==> flow/design.v <==
module ctr #(
	parameter ADR_WIDTH = 6
)(
	input wire clk_i,
	input wire rst_i,
	input wire carry_i,
	input wire [2-1:0] op_i,
	output reg [1-1:0] ctr_marmux_o,
	output reg [2-1:0] ctr_carrymux_o,
	output reg ctr_pc_reg_en_o,
	output reg ctr_a_reg_en_o,
	output reg ctr_mar_reg_en_o,
	output reg ctr_d_reg_en_o,
	output reg ctr_we_o,
	output reg [2-1:0] ctr_aluop_o
);
	localparam STATE_WIDTH = 12;
	localparam [STATE_WIDTH-1:0]
		s_fi	=	12'b000_000_000_001,
		s_rm	=	12'b000_000_000_010,
		s_nf	=	12'b000_000_000_100,
		s_nc	=	12'b000_000_001_000,
		s_af	=	12'b000_000_010_000,
		s_ac	=	12'b000_000_100_000,
		s_jc	=	12'b000_001_000_000,
		s_sw	=	12'b000_010_000_000,
		s_pm	=	12'b000_100_000_000,
		s_nw	=	12'b001_000_000_000,
		s_aw	=	12'b010_000_000_000,
		s_fw	=	12'b100_000_000_000;
	reg [STATE_WIDTH-1:0] current, next;
	always @(posedge clk_i) begin:sequential
		if (rst_i) begin
			current <= s_fi;
		end else begin
			current <= next;
		end
	end
	always @* begin:combnext
	case (current)
		s_fi:
			next = s_fw;
		s_fw:
			next = s_rm;
		s_rm:
			case (op_i)
				2'b00 : begin
					next = s_nf;
				end
				2'b01 : begin
					next = s_af;
				end
				2'b10 : begin
					next = s_sw;
				end
				2'b11 : begin
					if (carry_i) begin
						next = s_jc;
					end else begin
						next = s_fi;
					end
				end
				default:
					next = s_fi;
			endcase
		s_nf:
			next = s_nw;
                s_nw:
                        next = s_nc;
		s_nc:
			next = s_pm;
		s_af:
			next = s_aw;
                s_aw:
                        next = s_ac;
		s_ac:
			next = s_pm;
		s_jc:
			next = s_pm;
		s_sw:
			next = s_pm;
		s_pm:
			next = s_fi;
		default:
			next = s_fi;
	endcase
	end
	always @* begin:combout
	case(current)
		s_fi:
		begin
			ctr_pc_reg_en_o = 1'b1;
			ctr_marmux_o = 1'b1;
			ctr_mar_reg_en_o = 1'b0;
			ctr_aluop_o = 2'b01;
			ctr_a_reg_en_o = 1'b0;
			ctr_we_o = 1'b0;
			ctr_d_reg_en_o = 1'b0;
			ctr_carrymux_o = 2'b00;
		end
		s_fw:
		begin
			ctr_pc_reg_en_o = 1'b1;
			ctr_marmux_o = 1'b1;
			ctr_mar_reg_en_o = 1'b0;
			ctr_aluop_o = 2'b01;
			ctr_a_reg_en_o = 1'b0;
			ctr_we_o = 1'b0;
			ctr_d_reg_en_o = 1'b1;
			ctr_carrymux_o = 2'b00;
		end
		s_rm:
		begin
			ctr_pc_reg_en_o = 1'b0;
			ctr_marmux_o = 1'b0;
			ctr_mar_reg_en_o = 1'b1;
			ctr_aluop_o = 2'b01;
			ctr_a_reg_en_o = 1'b0;
			ctr_we_o = 1'b0;
			ctr_d_reg_en_o = 1'b0;
			ctr_carrymux_o = 2'b00;
		end
		s_nf:
		begin
			ctr_pc_reg_en_o = 1'b0;
			ctr_marmux_o = 1'b1;
			ctr_mar_reg_en_o = 1'b0;
			ctr_aluop_o = 2'b01;
			ctr_a_reg_en_o = 1'b0;
			ctr_we_o = 1'b0;
			ctr_d_reg_en_o = 1'b0;
			ctr_carrymux_o = 2'b00;
		end
		s_nw:
		begin
			ctr_pc_reg_en_o = 1'b0;
			ctr_marmux_o = 1'b1;
			ctr_mar_reg_en_o = 1'b0;
			ctr_aluop_o = 2'b01;
			ctr_a_reg_en_o = 1'b0;
			ctr_we_o = 1'b0;
			ctr_d_reg_en_o = 1'b1;
			ctr_carrymux_o = 2'b00;
		end
		s_nc:
		begin
			ctr_pc_reg_en_o = 1'b0;
			ctr_marmux_o = 1'b1;
			ctr_mar_reg_en_o = 1'b0;
			ctr_aluop_o = 2'b00;
			ctr_a_reg_en_o = 1'b1;
			ctr_we_o = 1'b0;
			ctr_d_reg_en_o = 1'b0;
			ctr_carrymux_o = 2'b01;
		end
		s_af:
		begin
			ctr_pc_reg_en_o = 1'b0;
			ctr_marmux_o = 1'b1;
			ctr_mar_reg_en_o = 1'b0;
			ctr_aluop_o = 2'b01;
			ctr_a_reg_en_o = 1'b0;
			ctr_we_o = 1'b0;
			ctr_d_reg_en_o = 1'b0;
			ctr_carrymux_o = 2'b00;
		end
		s_aw:
		begin
			ctr_pc_reg_en_o = 1'b0;
			ctr_marmux_o = 1'b1;
			ctr_mar_reg_en_o = 1'b0;
			ctr_aluop_o = 2'b01;
			ctr_a_reg_en_o = 1'b0;
			ctr_we_o = 1'b0;
			ctr_d_reg_en_o = 1'b1;
			ctr_carrymux_o = 2'b00;
		end
		s_ac:
		begin
			ctr_pc_reg_en_o = 1'b0;
			ctr_marmux_o = 1'b1;
			ctr_mar_reg_en_o = 1'b0;
			ctr_aluop_o = 2'b01;
			ctr_a_reg_en_o = 1'b1;
			ctr_we_o = 1'b0;
			ctr_d_reg_en_o = 1'b0;
			ctr_carrymux_o = 2'b01;
		end
		s_jc:
		begin
			ctr_pc_reg_en_o = 1'b0;
			ctr_marmux_o = 1'b1;
			ctr_mar_reg_en_o = 1'b0;
			ctr_aluop_o = 2'b01;
			ctr_a_reg_en_o = 1'b0;
			ctr_we_o = 1'b0;
			ctr_d_reg_en_o = 1'b0;
			ctr_carrymux_o = 2'b10;
		end
		s_sw:
		begin
			ctr_pc_reg_en_o = 1'b0;
			ctr_marmux_o = 1'b1;
			ctr_mar_reg_en_o = 1'b0;
			ctr_aluop_o = 2'b01;
			ctr_a_reg_en_o = 1'b0;
			ctr_we_o = 1'b1;
			ctr_d_reg_en_o = 1'b0;
			ctr_carrymux_o = 2'b00;
		end
		s_pm:
		begin
			ctr_pc_reg_en_o = 1'b0;
			ctr_marmux_o = 1'b1;
			ctr_mar_reg_en_o = 1'b1;
			ctr_aluop_o = 2'b01;
			ctr_a_reg_en_o = 1'b0;
			ctr_we_o = 1'b0;
			ctr_d_reg_en_o = 1'b0;
			ctr_carrymux_o = 2'b00;
		end
		default:
		begin
			ctr_pc_reg_en_o = 1'b0;
			ctr_marmux_o = 1'b1;
			ctr_mar_reg_en_o = 1'b1;
			ctr_aluop_o = 2'b01;
			ctr_a_reg_en_o = 1'b0;
			ctr_we_o = 1'b0;
			ctr_d_reg_en_o = 1'b0;
			ctr_carrymux_o = 2'b00;
		end
	endcase
	end
endmodule
module adr #(
	parameter ADR_WIDTH = 6
)(
	input wire clk_i,
	input wire rst_i,
	input wire [ADR_WIDTH-1:0] adr_i,
	input wire [1-1:0] ctr_marmux_i,
	input wire ctr_mar_reg_en_i,
	input wire ctr_pc_reg_en_i,
	output wire [ADR_WIDTH-1:0] adr_o
);
	reg [ADR_WIDTH-1:0] mar_reg;
	reg [ADR_WIDTH-1:0] mar_reg_next;
	reg [ADR_WIDTH-1:0] pc_reg;
	reg [ADR_WIDTH-1:0] pc_reg_next;
	always @(posedge clk_i) begin:seq
		if (rst_i) begin
			pc_reg <= 0;
			mar_reg <= 0;
		end else begin
			if (ctr_pc_reg_en_i) begin
				pc_reg <= pc_reg_next;
			end
			if (ctr_mar_reg_en_i) begin
				mar_reg <= mar_reg_next;
			end
		end
	end
	always @* begin:comb
		pc_reg_next = mar_reg + 1'd1;
		case (ctr_marmux_i)
			1'b0 : begin
				mar_reg_next = adr_i;
			end
			1'b1 : begin
				mar_reg_next = pc_reg;
			end
			default:
				mar_reg_next = pc_reg;
		endcase
	end
	assign adr_o = mar_reg;
endmodule
module dat #(
	parameter DATA_WIDTH = 8
)(
	input wire clk_i,
	input wire rst_i,
	input wire [DATA_WIDTH-1:0] data_i,
	input wire [2-1:0] ctr_aluop_i,
	input wire ctr_a_reg_en_i,
	input wire [2-1:0] ctr_carrymux_i,
	output wire carry_o,
	output wire [DATA_WIDTH-1:0] data_o
);
	reg [DATA_WIDTH-1:0] a_reg;
	reg [DATA_WIDTH-1:0] a_reg_next;
	reg carry_reg;
	reg carry_next;
	reg carry_alu;
	always @(posedge clk_i) begin:seq
		if (rst_i) begin
			a_reg <= 0;
			carry_reg <= 0;
		end else begin
			if (ctr_a_reg_en_i) begin
				a_reg <= a_reg_next;
			end
			carry_reg <= carry_next;
		end
	end
	always @* begin:comb
		case (ctr_aluop_i)
			2'b00 : begin
				{carry_alu, a_reg_next} =
					{1'b0, ~(a_reg | data_i)};
			end
			2'b01 : begin
				{carry_alu, a_reg_next} =
					a_reg + data_i;
			end
			2'b11 : begin
				{carry_alu, a_reg_next} = {1'b0, a_reg};
			end
			2'b10 : begin
				{carry_alu, a_reg_next} = {carry_reg, a_reg};
			end
			default:
				{carry_alu, a_reg_next} = {carry_reg, a_reg};
		endcase
		case (ctr_carrymux_i)
			2'b00 : begin
				carry_next = carry_reg;
			end
			2'b01 : begin
				carry_next = carry_alu;
			end
			2'b10 : begin
				carry_next = 0;
			end
			default:
				carry_next = carry_reg;
		endcase
	end
	assign data_o = a_reg;
	assign carry_o = carry_reg;
endmodule
module alpacacorn #(
	parameter ADR_WIDTH = 6,
	parameter DATA_WIDTH = 8
)(
	input wire clk_i,
	input wire rst_i,
	input wire [DATA_WIDTH-1:0] data_i,
	output wire [DATA_WIDTH-1:0] data_o,
	output wire [ADR_WIDTH-1:0] adr_o,
	output wire we_o
);
	wire carry_dat_ctr;
	wire [2-1:0] ctr_carrymux_ctr_dat;
	wire ctr_a_reg_en_ctr_dat;
	wire [1-1:0] ctr_marmux_ctr_adr;
	wire ctr_mar_reg_en_ctr_adr;
	wire ctr_pc_reg_en_ctr_adr;
	wire ctr_d_reg_en;
	wire [2-1:0] ctr_aluop_ctr_dat;
	reg [DATA_WIDTH-1:0] d_reg;
	always @(posedge clk_i) begin:seq
		if (rst_i) begin
			d_reg <= 0;
		end else begin
			if (ctr_d_reg_en) begin
				d_reg <= data_i;
			end
		end
	end
	ctr #(
		.ADR_WIDTH(ADR_WIDTH)
	) i_ctr (
		.clk_i(clk_i),
		.rst_i(rst_i),
		.carry_i(carry_dat_ctr),
		.op_i(d_reg[DATA_WIDTH-1:DATA_WIDTH-2]),
		.ctr_marmux_o(ctr_marmux_ctr_adr),
		.ctr_carrymux_o(ctr_carrymux_ctr_dat),
		.ctr_a_reg_en_o(ctr_a_reg_en_ctr_dat),
		.ctr_d_reg_en_o(ctr_d_reg_en),
		.ctr_mar_reg_en_o(ctr_mar_reg_en_ctr_adr),
		.ctr_pc_reg_en_o(ctr_pc_reg_en_ctr_adr),
		.ctr_aluop_o(ctr_aluop_ctr_dat),
		.ctr_we_o(we_o)
	);
	adr #(
		.ADR_WIDTH(ADR_WIDTH)
	) i_adr (
		.clk_i(clk_i),
		.rst_i(rst_i),
		.adr_i(d_reg[ADR_WIDTH-1:0]),
		.ctr_marmux_i(ctr_marmux_ctr_adr),
		.ctr_mar_reg_en_i(ctr_mar_reg_en_ctr_adr),
		.ctr_pc_reg_en_i(ctr_pc_reg_en_ctr_adr),
		.adr_o(adr_o)
	);
	dat #(
		.DATA_WIDTH(DATA_WIDTH)
	) i_dat (
		.clk_i(clk_i),
		.rst_i(rst_i),
		.data_i(d_reg),
		.ctr_aluop_i(ctr_aluop_ctr_dat),
		.ctr_carrymux_i(ctr_carrymux_ctr_dat),
		.ctr_a_reg_en_i(ctr_a_reg_en_ctr_dat),
		.carry_o(carry_dat_ctr),
		.data_o(data_o)
	);
endmodule
# From RTL to reports: alpacacorn
# The steps from the RTL of alpacacorn to its reports follow in flow order.
# Lines are those of the file above, counted from 1.
# Cell names lack the library's common part.
# A cell with -- has no value.
# design
design	alpacacorn
clock	clk_i
cell_library	sky130hd
lib_corner	tt_025C_1v80

# Word level
# Source: Yosys, flattened and elaborated, memories not mapped. Widths are those after wreduce. Registers that Yosys merges into a memory's read port (data or address) are not register bits. Print and check cells do not count. Equal cells are merged and count once.
# op_classes
n_addsub	2
equal	20
mux	13
n_logic	4
reduce_logical	10
# ops
operator	n
case mux 12 bit (select 8 bit)	1
case mux 12 bit (select 4 bit)	1
case mux 9 bit (select 3 bit)	1
equality test 12 x 1 -> 1 bit (second input constant)	1
equality test 12 x 10 -> 1 bit (second input constant)	1
equality test 12 x 11 -> 1 bit (second input constant)	1
equality test 12 bit (second input constant)	1
equality test 12 x 2 -> 1 bit (second input constant)	1
equality test 12 x 3 -> 1 bit (second input constant)	1
equality test 12 x 4 -> 1 bit (second input constant)	1
equality test 12 x 5 -> 1 bit (second input constant)	1
equality test 12 x 6 -> 1 bit (second input constant)	1
equality test 12 x 7 -> 1 bit (second input constant)	1
equality test 12 x 8 -> 1 bit (second input constant)	1
case mux 6 bit (select 2 bit)	1
OR reduction 10 bit	1
adder 8 x 8 -> 9 bit	1
OR 8 bit	1
inverter 8 bit	1
two-way mux 7 bit	1
equality test 2 bit (second input constant)	3
adder 6 x 1 -> 6 bit (second input constant)	1
two-way mux 1 bit	6
equality test 1 x 2 -> 1 bit (second input constant)	2
equality test 2 x 1 -> 1 bit (second input constant)	2
logical NOT 2 bit	2
OR reduction 2 bit	2
OR reduction 4 bit	1
# Other operator kinds: 9; their cells: 10.
# bits
regBits	41
inputBits	10
output_inout_bits	15
wordCells	55

# Depth
# Depth = most cells in a row (Yosys ltp): at word level without a register or memory, in the mapped netlist without a sequential cell, where the memories' decode and read muxes count.
# logic_depth
word_depth	6
abc_area	0
depth_mapped	8
ltp_nobuf	8

# After synthesis
# Source: synth_stat.txt of the flow (Yosys; design flattened, memories mapped). It holds for the ABC_AREA given above (unset counts as 0); a run with the other value may have another netlist.
# Totals and module areas in this step are rounded.
# by_type
cell_type	n	area_total_um2
dfxtp_1	41	820.787
ha_1	18	225.216
mux2i_1	16	160.154
nor2_1	40	150.144
a21oi_1	21	105.101
inv_1	19	71.318
a211oi_1	8	60.058
xor2_1	5	43.792
nor2b_1	6	37.536
nor3_1	7	35.034
xnor2_1	4	35.034
nand3_1	6	30.029
nand2_1	6	22.522
fa_1	1	20.019
nor4_1	3	18.768
a221oi_1	2	17.517
buf_2	3	15.014
clkbuf_1	4	15.014
# Not listed: further types 16, cells in them 22.
# mapped
stdcells	232
yosys_area_um2	2029
seqArea_um2	820.8
ff_cells	41
n_buf	10
# By module: a second synthesis without flattening, with its own total; a netlist apart from the flattened one above.
# unflattened
hier_cells	231
hier_area_um2	2133
# Each row is one instance without its submodules.
# by_module
module	instances	n_cells	mod_area_um2	seq_area_um2
dat #(DATA_WIDTH=8)	1	108	902.1	180.2
adr #(ADR_WIDTH=6)	1	56	530.5	240.2
ctr #(ADR_WIDTH=6)	1	41	415.4	240.2
alpacacorn	1	26	285.3	160.2

# Timing after synthesis
# OpenSTA on the mapped netlist: ideal clock, no wires. The path of least setup slack (recovery checks aside). Input and output delay are each 20% of the period. Register names are those of the netlist, which keeps one name where synthesis merged equal registers.
# synth_timing
path_type	register -> register
from	reg i_dat.a_reg[0]
to	reg i_dat.carry_reg
period_ps	2500
setup_time_ps	70
launch_ps	0
t_arrival_ps	1976
required_ps	2430
setup_slack_ps	453
path_delay_ps	2046
path_stages	9
path_buffers	0
synth_period_reached_ps	2047
# "path_delay_ps" is the arrival time less input delay plus setup time.
# "path_stages": output pins that drive a net of the path, with the launching flip-flop's if there is one; two outputs of one cell count as two.
# "synth_period_reached_ps" = period - worst setup slack (recovery checks aside). The figure is calculated, with input and output delays left at 20% of the set period.
# Between the ends stands the longest chain of elaborated cells between them, by number of cells; it is not shown to be the way that was timed. Of several equally long chains one is given.
# Each line given opens the expression or statement behind the cell; cells for indexed reads and writes are added by Yosys, which also makes memories of some case tables.
# synth_via
cell_sequence	dfxtp_1 ha_1 inv_1 fa_1 and2b_1 o2111ai_1 and4b_1 or3_1 a21oi_1
elab_chain_len	3
cone_cells	3
lines_between	3
cone_classes	add/sub: 1; mux: 2
# synth_rtl
element	line	rtl
start: declaration	291	reg [DATA_WIDTH-1:0] a_reg;
start: assignment	298	a_reg <= 0;
start: assignment	302	a_reg <= a_reg_next;
adder 8 x 8 -> 9 bit	315	a_reg + data_i;
case mux 9 bit (select 3 bit)	308	case (ctr_aluop_i)
case mux 1 bit (select 2 bit)	326	case (ctr_carrymux_i)
end: assignment	299	carry_reg <= 0;
end: assignment	304	carry_reg <= carry_next;
end: declaration	293	reg carry_reg;

# Path in the finished layout
# From the final timing report of flow run A: the path of least setup slack in the routed layout; clock arrival at registers is part of the times.
# The report prints the path's times to 10 ps; the period is as set.
# layout_timing
path_type	register -> register
from	reg d_reg[0]
to	reg i_dat.carry_reg
period_ps	2430
setup_time_ps	70
launch_ps	300
t_arrival_ps	2430
required_ps	2660
setup_slack_ps	230
path_stages	9
path_buffers	0
# Between the ends stands the longest chain of elaborated cells between them, by number of cells; it is not shown to be the way that was timed. Of several equally long chains one is given.
# layout_via
cell_sequence	dfxtp_2 ha_2 inv_1 fa_1 and2b_1 o2111ai_1 and4b_1 or3_1 a21oi_1
elab_chain_len	3
cone_cells	3
lines_between	3
cone_classes	add/sub: 1; mux: 2
# layout_rtl
element	line	rtl
start: declaration	362	reg [DATA_WIDTH-1:0] d_reg;
start: assignment	365	d_reg <= 0;
start: assignment	368	d_reg <= data_i;
adder 8 x 8 -> 9 bit	315	a_reg + data_i;
case mux 9 bit (select 3 bit)	308	case (ctr_aluop_i)
case mux 1 bit (select 2 bit)	326	case (ctr_carrymux_i)
end: assignment	299	carry_reg <= 0;
end: assignment	304	carry_reg <= carry_next;
end: declaration	293	reg carry_reg;

# Top module alpacacorn; platform sky130hd; tools Yosys and OpenROAD; 3 stored runs in no particular order. Input and output delays are each 20% of the period that was set; the output load is 0.01 pF.
# "achieved_clock_period_ps": clock period set for the run, less the worst setup slack. It is reckoned from that one timing run; input and output delays stay at 20% of the period that was set.
# "worst_path_time_ps" is the time allowed to the run's worst setup path (the clock period less input and output delay, where it has them) less its slack. Clock arrival times count: a late capture clock shortens it, a late launch clock lengthens it.
# "worst_path_time_ps" is given in steps of 10 ps.
# The results are shown rounded.
# Among the settings, - means not set for that run.
stored run	CELL_PAD_IN_SITES_DETAIL_PLACEMENT	CORE_MARGIN	CORE_UTILIZATION	CTS_CLUSTER_DIAMETER	CTS_CLUSTER_SIZE	GPL_ROUTABILITY_DRIVEN	GPL_TIMING_DRIVEN	HOLD_SLACK_MARGIN	MAX_ROUTING_LAYER	SLEW_MARGIN	period_ns	CAP_MARGIN	ABC_AREA	CORE_ASPECT_RATIO	PLACE_DENSITY_LB_ADDON	SETUP_SLACK_MARGIN	achieved_clock_period_ps	setup_worst_slack_ps	worst_path_time_ps	timing.worst_path_kind	finalUtil_pct	synth_chip_area_um2	dieArea_um2	setupTns_ps
flow run A	2	10	26	197	48	0	0	0.18	met5	5	2.43	20	-	-	-	-	2200	230	2200	register -> register	32.6	2029	11740	0
flow run B	2	7	27	291	-	0	-	-	met4	20	2.24	40	0	0.68	0.17	0.55	2006	234	2010	register -> register	38.3	2029	10180	0
flow run C	-	2	40	197	48	-	0	0.18	-	5	2.5	20	-	-	-	-	2171	329	2170	register -> register	50.8	2029	5660	0
